==> flow/design.v <==
module FA(inputA, inputB, outputY, Cin, Cout);
 input inputA;
 input inputB;
 input Cin;
 output Cout;
 output outputY;
 wire c1, c2, c3, a1;
 xor g1(a1, inputA, inputB);
 xor g2(outputY, Cin, a1);
 and g3(c1, inputA,inputB);
 and g4(c2, inputA, Cin);
 and g5(c3, inputB, Cin);
 or  g6(Cout, c1, c2, c3);
endmodule  
module FA8(inputA,inputB,outputY,Cin,Co);
 input [7:0]inputA;
 input [7:0]inputB;
 input Cin;
 output Co;
 output [7:0]outputY;
 wire [6:0]Cout;
FA i1(inputA[0], inputB[0], outputY[0], Cin, Cout[0]);
FA i2(inputA[1], inputB[1], outputY[1], Cout[0], Cout[1]);
FA i3(inputA[2], inputB[2], outputY[2], Cout[1], Cout[2]);
FA i4(inputA[3], inputB[3], outputY[3], Cout[2], Cout[3]);
FA i5(inputA[4], inputB[4], outputY[4], Cout[3], Cout[4]);
FA i6(inputA[5], inputB[5], outputY[5], Cout[4], Cout[5]);
FA i7(inputA[6], inputB[6], outputY[6], Cout[5], Cout[6]);
FA i8(inputA[7], inputB[7], outputY[7], Cout[6], Co);
endmodule
module mult8 (out, a, b);
	output [7:0] out;
	input  [7:0] a;
	input  [7:0] b;
        wire  [15:0] out1;
	assign out1 = a * b;
        assign out=out1[11:4];
endmodule
module SigmoidROM(out, add, CS, read);
output[7:0] out;
input[7:0] add;
input CS,read;
reg [7:0] out;
reg [7:0] rom;
always @(*)
begin
case(add)
8'd0: rom = 8'd255;
8'd1: rom = 8'd254;
8'd2: rom = 8'd253;
8'd3: rom = 8'd252;
8'd4: rom = 8'd251;
8'd5: rom = 8'd250;
8'd6: rom = 8'd249;
8'd7: rom = 8'd248;
8'd8: rom = 8'd247;
8'd9: rom = 8'd246;
8'd10: rom = 8'd245;
8'd11: rom = 8'd244;
8'd12: rom = 8'd243;
8'd13: rom = 8'd242;
8'd14: rom = 8'd241;
8'd15: rom = 8'd240;
8'd16: rom = 8'd239;
8'd17: rom = 8'd238;
8'd18: rom = 8'd237;
8'd19: rom = 8'd236;
8'd20: rom = 8'd235;
8'd21: rom = 8'd234;
8'd22: rom = 8'd233;
8'd23: rom = 8'd232;
8'd24: rom = 8'd231;
8'd25: rom = 8'd230;
8'd26: rom = 8'd229;
8'd27: rom = 8'd228;
8'd28: rom = 8'd227;
8'd29: rom = 8'd226;
8'd30: rom = 8'd225;
8'd31: rom = 8'd224;
8'd32: rom = 8'd223;
8'd33: rom = 8'd222;
8'd34: rom = 8'd221;
8'd35: rom = 8'd220;
8'd36: rom = 8'd219;
8'd37: rom = 8'd218;
8'd38: rom = 8'd217;
8'd39: rom = 8'd216;
8'd40: rom = 8'd215;
8'd41: rom = 8'd214;
8'd42: rom = 8'd213;
8'd43: rom = 8'd212;
8'd44: rom = 8'd211;
8'd45: rom = 8'd210;
8'd46: rom = 8'd209;
8'd47: rom = 8'd208;
8'd48: rom = 8'd207;
8'd49: rom = 8'd206;
8'd50: rom = 8'd205;
8'd51: rom = 8'd204;
8'd52: rom = 8'd203;
8'd53: rom = 8'd202;
8'd54: rom = 8'd201;
8'd55: rom = 8'd200;
8'd56: rom = 8'd199;
8'd57: rom = 8'd198;
8'd58: rom = 8'd197;
8'd59: rom = 8'd196;
8'd60: rom = 8'd195;
8'd61: rom = 8'd194;
8'd62: rom = 8'd193;
8'd63: rom = 8'd192;
8'd64: rom = 8'd191;
8'd65: rom = 8'd190;
8'd66: rom = 8'd189;
8'd67: rom = 8'd188;
8'd68: rom = 8'd187;
8'd69: rom = 8'd186;
8'd70: rom = 8'd185;
8'd71: rom = 8'd184;
8'd72: rom = 8'd183;
8'd73: rom = 8'd182;
8'd74: rom = 8'd181;
8'd75: rom = 8'd180;
8'd76: rom = 8'd179;
8'd77: rom = 8'd178;
8'd78: rom = 8'd177;
8'd79: rom = 8'd176;
8'd80: rom = 8'd175;
8'd81: rom = 8'd174;
8'd82: rom = 8'd173;
8'd83: rom = 8'd172;
8'd84: rom = 8'd171;
8'd85: rom = 8'd170;
8'd86: rom = 8'd169;
8'd87: rom = 8'd168;
8'd88: rom = 8'd167;
8'd89: rom = 8'd166;
8'd90: rom = 8'd165;
8'd91: rom = 8'd164;
8'd92: rom = 8'd163;
8'd93: rom = 8'd162;
8'd94: rom = 8'd161;
8'd95: rom = 8'd160;
8'd96: rom = 8'd159;
8'd97: rom = 8'd158;
8'd98: rom = 8'd157;
8'd99: rom = 8'd156;
8'd100: rom = 8'd155;
8'd101: rom = 8'd154;
8'd102: rom = 8'd153;
8'd103: rom = 8'd152;
8'd104: rom = 8'd151;
8'd105: rom = 8'd150;
8'd106: rom = 8'd149;
8'd107: rom = 8'd148;
8'd108: rom = 8'd147;
8'd109: rom = 8'd146;
8'd110: rom = 8'd145;
8'd111: rom = 8'd144;
8'd112: rom = 8'd143;
8'd113: rom = 8'd142;
8'd114: rom = 8'd141;
8'd115: rom = 8'd140;
8'd116: rom = 8'd139;
8'd117: rom = 8'd138;
8'd118: rom = 8'd137;
8'd119: rom = 8'd136;
8'd120: rom = 8'd135;
8'd121: rom = 8'd134;
8'd122: rom = 8'd133;
8'd123: rom = 8'd132;
8'd124: rom = 8'd131;
8'd125: rom = 8'd130;
8'd126: rom = 8'd129;
8'd127: rom = 8'd128;
8'd128: rom = 8'd127;
8'd129: rom = 8'd126;
8'd130: rom = 8'd125;
8'd131: rom = 8'd124;
8'd132: rom = 8'd123;
8'd133: rom = 8'd122;
8'd134: rom = 8'd121;
8'd135: rom = 8'd120;
8'd136: rom = 8'd119;
8'd137: rom = 8'd118;
8'd138: rom = 8'd117;
8'd139: rom = 8'd116;
8'd140: rom = 8'd115;
8'd141: rom = 8'd114;
8'd142: rom = 8'd113;
8'd143: rom = 8'd112;
8'd144: rom = 8'd111;
8'd145: rom = 8'd110;
8'd146: rom = 8'd109;
8'd147: rom = 8'd108;
8'd148: rom = 8'd107;
8'd149: rom = 8'd106;
8'd150: rom = 8'd105;
8'd151: rom = 8'd104;
8'd152: rom = 8'd103;
8'd153: rom = 8'd102;
8'd154: rom = 8'd101;
8'd155: rom = 8'd100;
8'd156: rom = 8'd99;
8'd157: rom = 8'd98;
8'd158: rom = 8'd97;
8'd159: rom = 8'd96;
8'd160: rom = 8'd95;
8'd161: rom = 8'd94;
8'd162: rom = 8'd93;
8'd163: rom = 8'd92;
8'd164: rom = 8'd91;
8'd165: rom = 8'd90;
8'd166: rom = 8'd89;
8'd167: rom = 8'd88;
8'd168: rom = 8'd87;
8'd169: rom = 8'd86;
8'd170: rom = 8'd85;
8'd171: rom = 8'd84;
8'd172: rom = 8'd83;
8'd173: rom = 8'd82;
8'd174: rom = 8'd81;
8'd175: rom = 8'd80;
8'd176: rom = 8'd79;
8'd177: rom = 8'd78;
8'd178: rom = 8'd77;
8'd179: rom = 8'd76;
8'd180: rom = 8'd75;
8'd181: rom = 8'd74;
8'd182: rom = 8'd73;
8'd183: rom = 8'd72;
8'd184: rom = 8'd71;
8'd185: rom = 8'd70;
8'd186: rom = 8'd69;
8'd187: rom = 8'd68;
8'd188: rom = 8'd67;
8'd189: rom = 8'd66;
8'd190: rom = 8'd65;
8'd191: rom = 8'd64;
8'd192: rom = 8'd63;
8'd193: rom = 8'd62;
8'd194: rom = 8'd61;
8'd195: rom = 8'd60;
8'd196: rom = 8'd59;
8'd197: rom = 8'd58;
8'd198: rom = 8'd57;
8'd199: rom = 8'd56;
8'd200: rom = 8'd55;
8'd201: rom = 8'd54;
8'd202: rom = 8'd53;
8'd203: rom = 8'd52;
8'd204: rom = 8'd51;
8'd205: rom = 8'd50;
8'd206: rom = 8'd49;
8'd207: rom = 8'd48;
8'd208: rom = 8'd47;
8'd209: rom = 8'd46;
8'd210: rom = 8'd45;
8'd211: rom = 8'd44;
8'd212: rom = 8'd43;
8'd213: rom = 8'd42;
8'd214: rom = 8'd41;
8'd215: rom = 8'd40;
8'd216: rom = 8'd39;
8'd217: rom = 8'd38;
8'd218: rom = 8'd37;
8'd219: rom = 8'd36;
8'd220: rom = 8'd35;
8'd221: rom = 8'd34;
8'd222: rom = 8'd33;
8'd223: rom = 8'd32;
8'd224: rom = 8'd31;
8'd225: rom = 8'd30;
8'd226: rom = 8'd29;
8'd227: rom = 8'd28;
8'd228: rom = 8'd27;
8'd229: rom = 8'd26;
8'd230: rom = 8'd25;
8'd231: rom = 8'd24;
8'd232: rom = 8'd23;
8'd233: rom = 8'd22;
8'd234: rom = 8'd21;
8'd235: rom = 8'd20;
8'd236: rom = 8'd19;
8'd237: rom = 8'd18;
8'd238: rom = 8'd17;
8'd239: rom = 8'd16;
8'd240: rom = 8'd15;
8'd241: rom = 8'd14;
8'd242: rom = 8'd13;
8'd243: rom = 8'd12;
8'd244: rom = 8'd11;
8'd245: rom = 8'd10;
8'd246: rom = 8'd9;
8'd247: rom = 8'd8;
8'd248: rom = 8'd7;
8'd249: rom = 8'd6;
8'd250: rom = 8'd5;
8'd251: rom = 8'd4;
8'd252: rom = 8'd3;
8'd253: rom = 8'd2;
8'd254: rom = 8'd1;
8'd255: rom = 8'd0;
default: rom = 8'd0;
endcase
end
always @(posedge CS)
begin
if(read==1)
out<=rom;
else
out<=0;
end
endmodule
module LSTM(clk, Of, En, Ci, Cip, In, Ui, Uf, Uk, Uo, Wi, Wk, Wf, Wo, Vo, Bi, Bo, Bf, Bk, PrevH, Cout, Hout);
 input clk, En, Cip; 
 input [7:0] In, Ci, Ui, Uf, Uk;
 input [7:0] Uo, Wi, Wk, Wf, Wo;
 input [7:0] Vo, Bi, Bo, Bf, Bk;
 input [7:0]           PrevH;
 output [7:0] Cout, Hout;
 output Of;
 wire [7:0] m1, m2, m3, m4;
 wire [7:0] m5, m7, m8;
 wire [7:0] m9, m10, m11, m12;
 wire [7:0] m13, m14, m15, m16;
 wire [7:0] i1, f1, k1, o1;
 wire [7:0] It, Ft, Kt, t1;
 wire [10:0] Cin;
 mult8 ins1(m1, In, Wi); 
 mult8 ins2(m2, PrevH, Ui);
 FA8   ins3(m1, m2, m3, Cip, Cin[0]);
 FA8   ins4(m3, Bi, i1,Cin[0], Cin[1]);
 SigmoidROM sg1(It, i1, clk, En);
 mult8 ins5(m4, In, Wf); 
 mult8 ins6(t1, In, Wf);
 FA8   ins7(t1, m4, m5, Cin[1], Cin[2]);
 FA8   ins8(t1, Bi, f1, Cin[2], Cin[3]);
 SigmoidROM sg2(Ft, f1, clk, En);
 mult8 ins9(m7, In, Wk); 
 mult8 ins10(m8, PrevH, Uk);
 FA8   ins11(m7, m8, m9, Cin[3], Cin[4]);
 FA8   ins12(m9, Bk, k1, Cin[4], Cin[5]);
 SigmoidROM sg3(Kt, k1, clk, En);
 FA8   ins13(It, Kt, m10,Cin[5], Cin[6]);
 FA8   ins14(Ft, Ci, m11, Cin[6], Cin[7]);
 FA8   ins15(m10, m11, Cout, Cin[7], Cin[8]);
 mult8 ins16(m12, In, Wo); 
 mult8 ins17(m13, PrevH, Uo);
 mult8 ins18(m14, Ci, Vo);
 FA8   ins19(m12, m13, m15, Cin[8], Cin[9]);
 FA8   ins21(m14, Bo, m16, Cin[9], Cin[10]);
 FA8   ins22(m16, m15, o1, Cin[10], Of);
 SigmoidROM sg4(Hout, o1, clk, En);
 endmodule
# ---- Reports on LSTM
# Tool output for the design above, in the order of the flow.
# Lines are those of the file above, counted from 1.
# Cell names lack the library's common part.
# Not given: n/a
dict set report setup {
  top_module {LSTM}
  clock {clk}
  lib {sky130hd}
  lib_corner {tt_025C_1v80}
}

# ---- Elaborated design
# Yosys after proc, flatten, opt, wreduce and memory -nomap, before mapping. Enables and synchronous resets that opt folds into registers are not counted as muxes. Memory bits, and registers merged into a memory's read port (data or address), are not among the register bits. Print and check cells are not counted.
# Memory sizes are those after Yosys's memory passes, which may raise the word count (mostly to a power of two), join words into wider ones and drop unused or constant bits.
dict set report bits {
  reg_bits 0
  latch_bits 0
  mem_bits_rw 0
  mem_bits_ro 8192
  clocked_rd_ports_x_width 32
  memories 4
  in_bits 131
  output_inout_bits 17
  elab_cells 656
}
# name size width rd write_ports line
set memory_table {}
lappend memory_table {{(no name shown)} 256 8 1 0 47} ;# case(add)
lappend memory_table {{(no name shown)} 256 8 1 0 47}
lappend memory_table {{(no name shown)} 256 8 1 0 47}
lappend memory_table {{(no name shown)} 256 8 1 0 47}
dict set report classes {
  n_addsub 0
  multipliers 8
  div 0
  n_cmp 0
  eq_ne 0
  shifts 0
  mux 0
  logic 640
  n_reduce_logical 4
}
# op n
set ops {}
lappend ops {{8-bit by 8-bit multiplier with 12-bit output} 8}
lappend ops {{1-bit bitwise AND} 272}
lappend ops {{1-bit OR} 192}
lappend ops {{1-bit bitwise XOR} 176}
lappend ops {{1-bit zero test} 4}

# ---- Depth
# Depth = most cells in a row (Yosys ltp): at word level without a register or memory, in the mapped netlist without a sequential cell, where the memories' decode and read muxes count.
dict set report logic_depth {
  depth_word 289
  abc_area 0
  depth_mapped 98
  depth_no_buf 96
}

# ---- Mapped cells and area
# Source: synth_stat.txt of the flow (Yosys; design flattened, memories mapped). It holds for the ABC_AREA given above (unset counts as 0); a run with the other value may have another netlist.
# cell n type_area_um2
set types {}
lappend types {fa_1 335 6.71E+03}
lappend types {ha_1 160 2001.92}
lappend types {and2_1 252 1.58E+03}
lappend types {inv_1 397 1.49E+03}
lappend types {nand2_1 207 776.995}
lappend types {xnor2_1 79 691.914}
lappend types {dfxtp_1 32 640.614}
lappend types {xor2_1 34 297.786}
lappend types {nor2b_1 26 162.656}
lappend types {clkbuf_1 40 150.144}
lappend types {a21o_1 17 127.622}
lappend types {a21oi_1 24 120.115}
lappend types {nor2_1 32 120.115}
lappend types {o21ai_0 24 120.115}
lappend types {a211oi_1 9 67.565}
lappend types {o2111a_1 6 67.565}
lappend types {nand4_1 10 62.56}
lappend types {a311oi_1 7 61.309}
# Not listed: further types 22, cells in them 64.
dict set report mapped {
  cells 1755
  synth_area_mm2 0.0156938
  seq_area_mm2 0.0006406
  ffs 32
  buffers 49
}
# The figures by module come from a second, unflattened synthesis with its own total; it is not the netlist above.
dict set report hier_totals {
  hier_cells 1861
  area_unflattened_mm2 0.0178071
}
# Each row is one instance without its submodules.
# mod n_inst n_cells mod_area_mm2 mod_seq_area_mm2
set modules {}
lappend modules {mult8 9 189 0.0016716 0}
lappend modules {FA 96 1 0.00002 0}
lappend modules {SigmoidROM 4 16 0.0002102 0.0001602}
lappend modules {FA8 12 0 0 0}
lappend modules {LSTM 1 0 0 0}

# ---- Path before layout
# OpenSTA on the mapped netlist: ideal clock, no wires. The path of least setup slack (recovery checks aside). Input and output delay are each 20% of the period. Register names are those of the netlist, which keeps one name where synthesis merged equal registers.
dict set report synth_path {
  path_type {input port to output port}
  startpoint {input In[5]}
  endpoint {output Of}
  tclk_ns 45.0
  input_delay_ns 9.000
  out_delay_ns 9.000
  t_first_pin_ns 9.000
  arrival_time_ns 35.680
  required_time_ns 36.000
  path_slack_ns 0.320
  path_delay_ns 26.680
  stages 97
  path_buffers 2
  synth_period_reached_ns 44.68
}
# "path_delay_ns" = arrival - input delay + setup time.
# A path that ends at an output port has no setup time.
# "stages" counts driving pins, that of a launching flip-flop among them; a cell with two outputs on the path counts twice.
# "synth_period_reached_ns" is the clock period less the worst setup slack; recovery checks do not enter. This is arithmetic on one report: input and output delays are still those of the set period (20% each).
# Between the ends stands the longest chain of elaborated cells between them, by number of cells; it is not shown to be the way that was timed. Of several equally long chains one is given.
# Each line given opens the expression or statement behind the cell; cells for indexed reads and writes are added by Yosys, which also makes memories of some case tables.
dict set report synth_between {
  path_cell_list {clkbuf_1 clkbuf_1 nand2_1 fa_1 fa_1 inv_1 fa_1 inv_1 fa_1 inv_1 ha_1 nand2_1 o21ai_0 o41ai_1 xnor2_1 fa_1 fa_1 fa_1 (+61 left out) fa_1 inv_1 fa_1 fa_1 fa_1 fa_1 fa_1 fa_1 fa_1 inv_1 fa_1 fa_1 fa_1 fa_1 fa_1 fa_1 fa_1 inv_1}
  elab_chain_cells 286
  cone_cells 502
  cone_classes {mul: 4; logic: 498}
}
# item line
set synth_rtl {}
lappend synth_rtl {{from (decl)} 317} ;# input [7:0] In, Ci, Ui, Uf, Uk;
lappend synth_rtl {{8-bit by 8-bit multiplier with 12-bit output} 36} ;# assign out1 = a * b;
lappend synth_rtl {{1-bit bitwise AND} 10} ;# and g3(c1, inputA,inputB);
lappend synth_rtl {{1-bit OR (2 in a row)} 13} ;# or  g6(Cout, c1, c2, c3);
lappend synth_rtl {{1-bit bitwise AND} 11} ;# and g4(c2, inputA, Cin);
lappend synth_rtl {{1-bit OR (2 in a row)} 13}
lappend synth_rtl {{1-bit bitwise AND} 11}
lappend synth_rtl {{1-bit OR (2 in a row)} 13}
lappend synth_rtl {{(+265 left out)} n/a}
lappend synth_rtl {{1-bit OR (2 in a row)} 13}
lappend synth_rtl {{1-bit bitwise AND} 11}
lappend synth_rtl {{1-bit OR (2 in a row)} 13}
lappend synth_rtl {{1-bit bitwise AND} 11}
lappend synth_rtl {{1-bit OR (2 in a row)} 13}
lappend synth_rtl {{1-bit bitwise AND} 11}
lappend synth_rtl {{1-bit OR (2 in a row)} 13}
lappend synth_rtl {{to (decl)} 322} ;# output Of;

# ---- Path in the finished layout
# From the final timing report of run 1: the path of least setup slack in the routed layout; clock arrival at registers is part of the times.
dict set report layout_path {
  path_type {input port to output port}
  startpoint {input Wf[2]}
  endpoint {output Of}
  tclk_ns 44.2
  input_delay_ns 8.84
  out_delay_ns 8.84
  t_first_pin_ns 8.84
  arrival_time_ns 34.68
  required_time_ns 35.36
  path_slack_ns 0.68
  stages 96
  path_buffers 2
}
# Between the ends stands the longest chain of elaborated cells between them, by number of cells; it is not shown to be the way that was timed. Of several equally long chains one is given.
dict set report layout_between {
  path_cell_list {clkdlybuf4s15_2 and2_4 fa_1 fa_1 inv_1 fa_1 fa_1 inv_1 ha_1 a21oi_2 o21ai_2 o41ai_2 xnor2_2 fa_2 fa_2 fa_2 fa_2 fa_2 (+60 left out) inv_2 fa_2 fa_2 fa_2 fa_2 fa_2 fa_2 fa_1 inv_1 fa_2 fa_2 fa_2 fa_2 fa_2 fa_2 fa_1 inv_1 buf_2}
  elab_chain_cells 241
  cone_cells 385
  cone_classes {mul: 1; logic: 384}
}
# item line
set layout_rtl {}
lappend layout_rtl {{from (decl)} 318} ;# input [7:0] Uo, Wi, Wk, Wf, Wo;
lappend layout_rtl {{8-bit by 8-bit multiplier with 12-bit output} 36} ;# assign out1 = a * b;
lappend layout_rtl {{1-bit bitwise AND} 11} ;# and g4(c2, inputA, Cin);
lappend layout_rtl {{1-bit OR (2 in a row)} 13} ;# or  g6(Cout, c1, c2, c3);
lappend layout_rtl {{1-bit bitwise AND} 11}
lappend layout_rtl {{1-bit OR (2 in a row)} 13}
lappend layout_rtl {{1-bit bitwise AND} 11}
lappend layout_rtl {{1-bit OR (2 in a row)} 13}
lappend layout_rtl {{(+220 left out)} n/a}
lappend layout_rtl {{1-bit OR (2 in a row)} 13}
lappend layout_rtl {{1-bit bitwise AND} 11}
lappend layout_rtl {{1-bit OR (2 in a row)} 13}
lappend layout_rtl {{1-bit bitwise AND} 11}
lappend layout_rtl {{1-bit OR (2 in a row)} 13}
lappend layout_rtl {{1-bit bitwise AND} 11}
lappend layout_rtl {{1-bit OR (2 in a row)} 13}
lappend layout_rtl {{to (decl)} 322} ;# output Of;

; Measured results for LSTM: 4 stored runs of the Yosys and OpenROAD flow on sky130hd. The settings differ; the order carries no meaning. The constraints put input and output delay at 20% of the set period each and load the outputs with 0.01 pF.
; "timing.achieved_period_ns" is the run's clock period less its worst setup slack. It is reckoned from that one timing run; input and output delays stay at 20% of the period that was set.
; "timing.worst_path_ns": the worst setup path's part of the clock period (all of it between registers, 20% less for each end at a port) less its slack. A launch clock that arrives late makes it longer, a capture clock that arrives late makes it shorter.

[run 1: settings]
CORE_UTILIZATION = 36
period_ns = 44.2
CAP_MARGIN = 20
CORE_MARGIN = 2
SLEW_MARGIN = 20
[run 1: results]
final_die_area_mm2 = 0.0452796
yosys.chip_area_mm2 = 0.0156938
final_hold_ws_ns = 1.625
timing.achieved_period_ns = 43.521
stdcell_area_mm2 = 0.0183338
fin_tns_ns = 0.000
utilization_frac = 0.426
timing.worst_path_ns = 25.84
worstPathKind = input port to output port
ws_setup_ns = 0.679

[run 2: settings]
CELL_PAD_IN_SITES_GLOBAL_PLACEMENT = 1
CORE_ASPECT_RATIO = 1.66
CORE_UTILIZATION = 68
GPL_ROUTABILITY_DRIVEN = 0
HOLD_SLACK_MARGIN = 0.14
TNS_END_PERCENT = 80
period_ns = 45.0
CAP_MARGIN = 20
CORE_MARGIN = 2
SLEW_MARGIN = 20
[run 2: results]
final_die_area_mm2 = 0.0243491
yosys.chip_area_mm2 = 0.0156938
final_hold_ws_ns = 1.634
timing.achieved_period_ns = 44.132
stdcell_area_mm2 = 0.0178997
fin_tns_ns = 0.000
utilization_frac = 0.79
timing.worst_path_ns = 26.13
worstPathKind = input port to output port
ws_setup_ns = 0.868

[run 3: settings]
CELL_PAD_IN_SITES_GLOBAL_PLACEMENT = 1
CORE_ASPECT_RATIO = 0.62
CORE_UTILIZATION = 68
CTS_CLUSTER_DIAMETER = 397
CTS_CLUSTER_SIZE = 31
GPL_ROUTABILITY_DRIVEN = 0
HOLD_SLACK_MARGIN = 0.21
SLEW_MARGIN = 30
TNS_END_PERCENT = 80
period_ns = 32.5
CAP_MARGIN = 20
CORE_MARGIN = 2
[run 3: results]
outcome = not finished: placement ended with error GPL-0301

[run 4: settings]
CORE_UTILIZATION = 68
GPL_ROUTABILITY_DRIVEN = 0
TNS_END_PERCENT = 80
period_ns = 45.0
CAP_MARGIN = 20
CORE_MARGIN = 2
SLEW_MARGIN = 20
[run 4: results]
final_die_area_mm2 = 0.024311
yosys.chip_area_mm2 = 0.0156938
final_hold_ws_ns = 1.523
timing.achieved_period_ns = 44.192
stdcell_area_mm2 = 0.0178796
fin_tns_ns = 0.000
utilization_frac = 0.79
timing.worst_path_ns = 26.19
worstPathKind = input port to output port
ws_setup_ns = 0.808
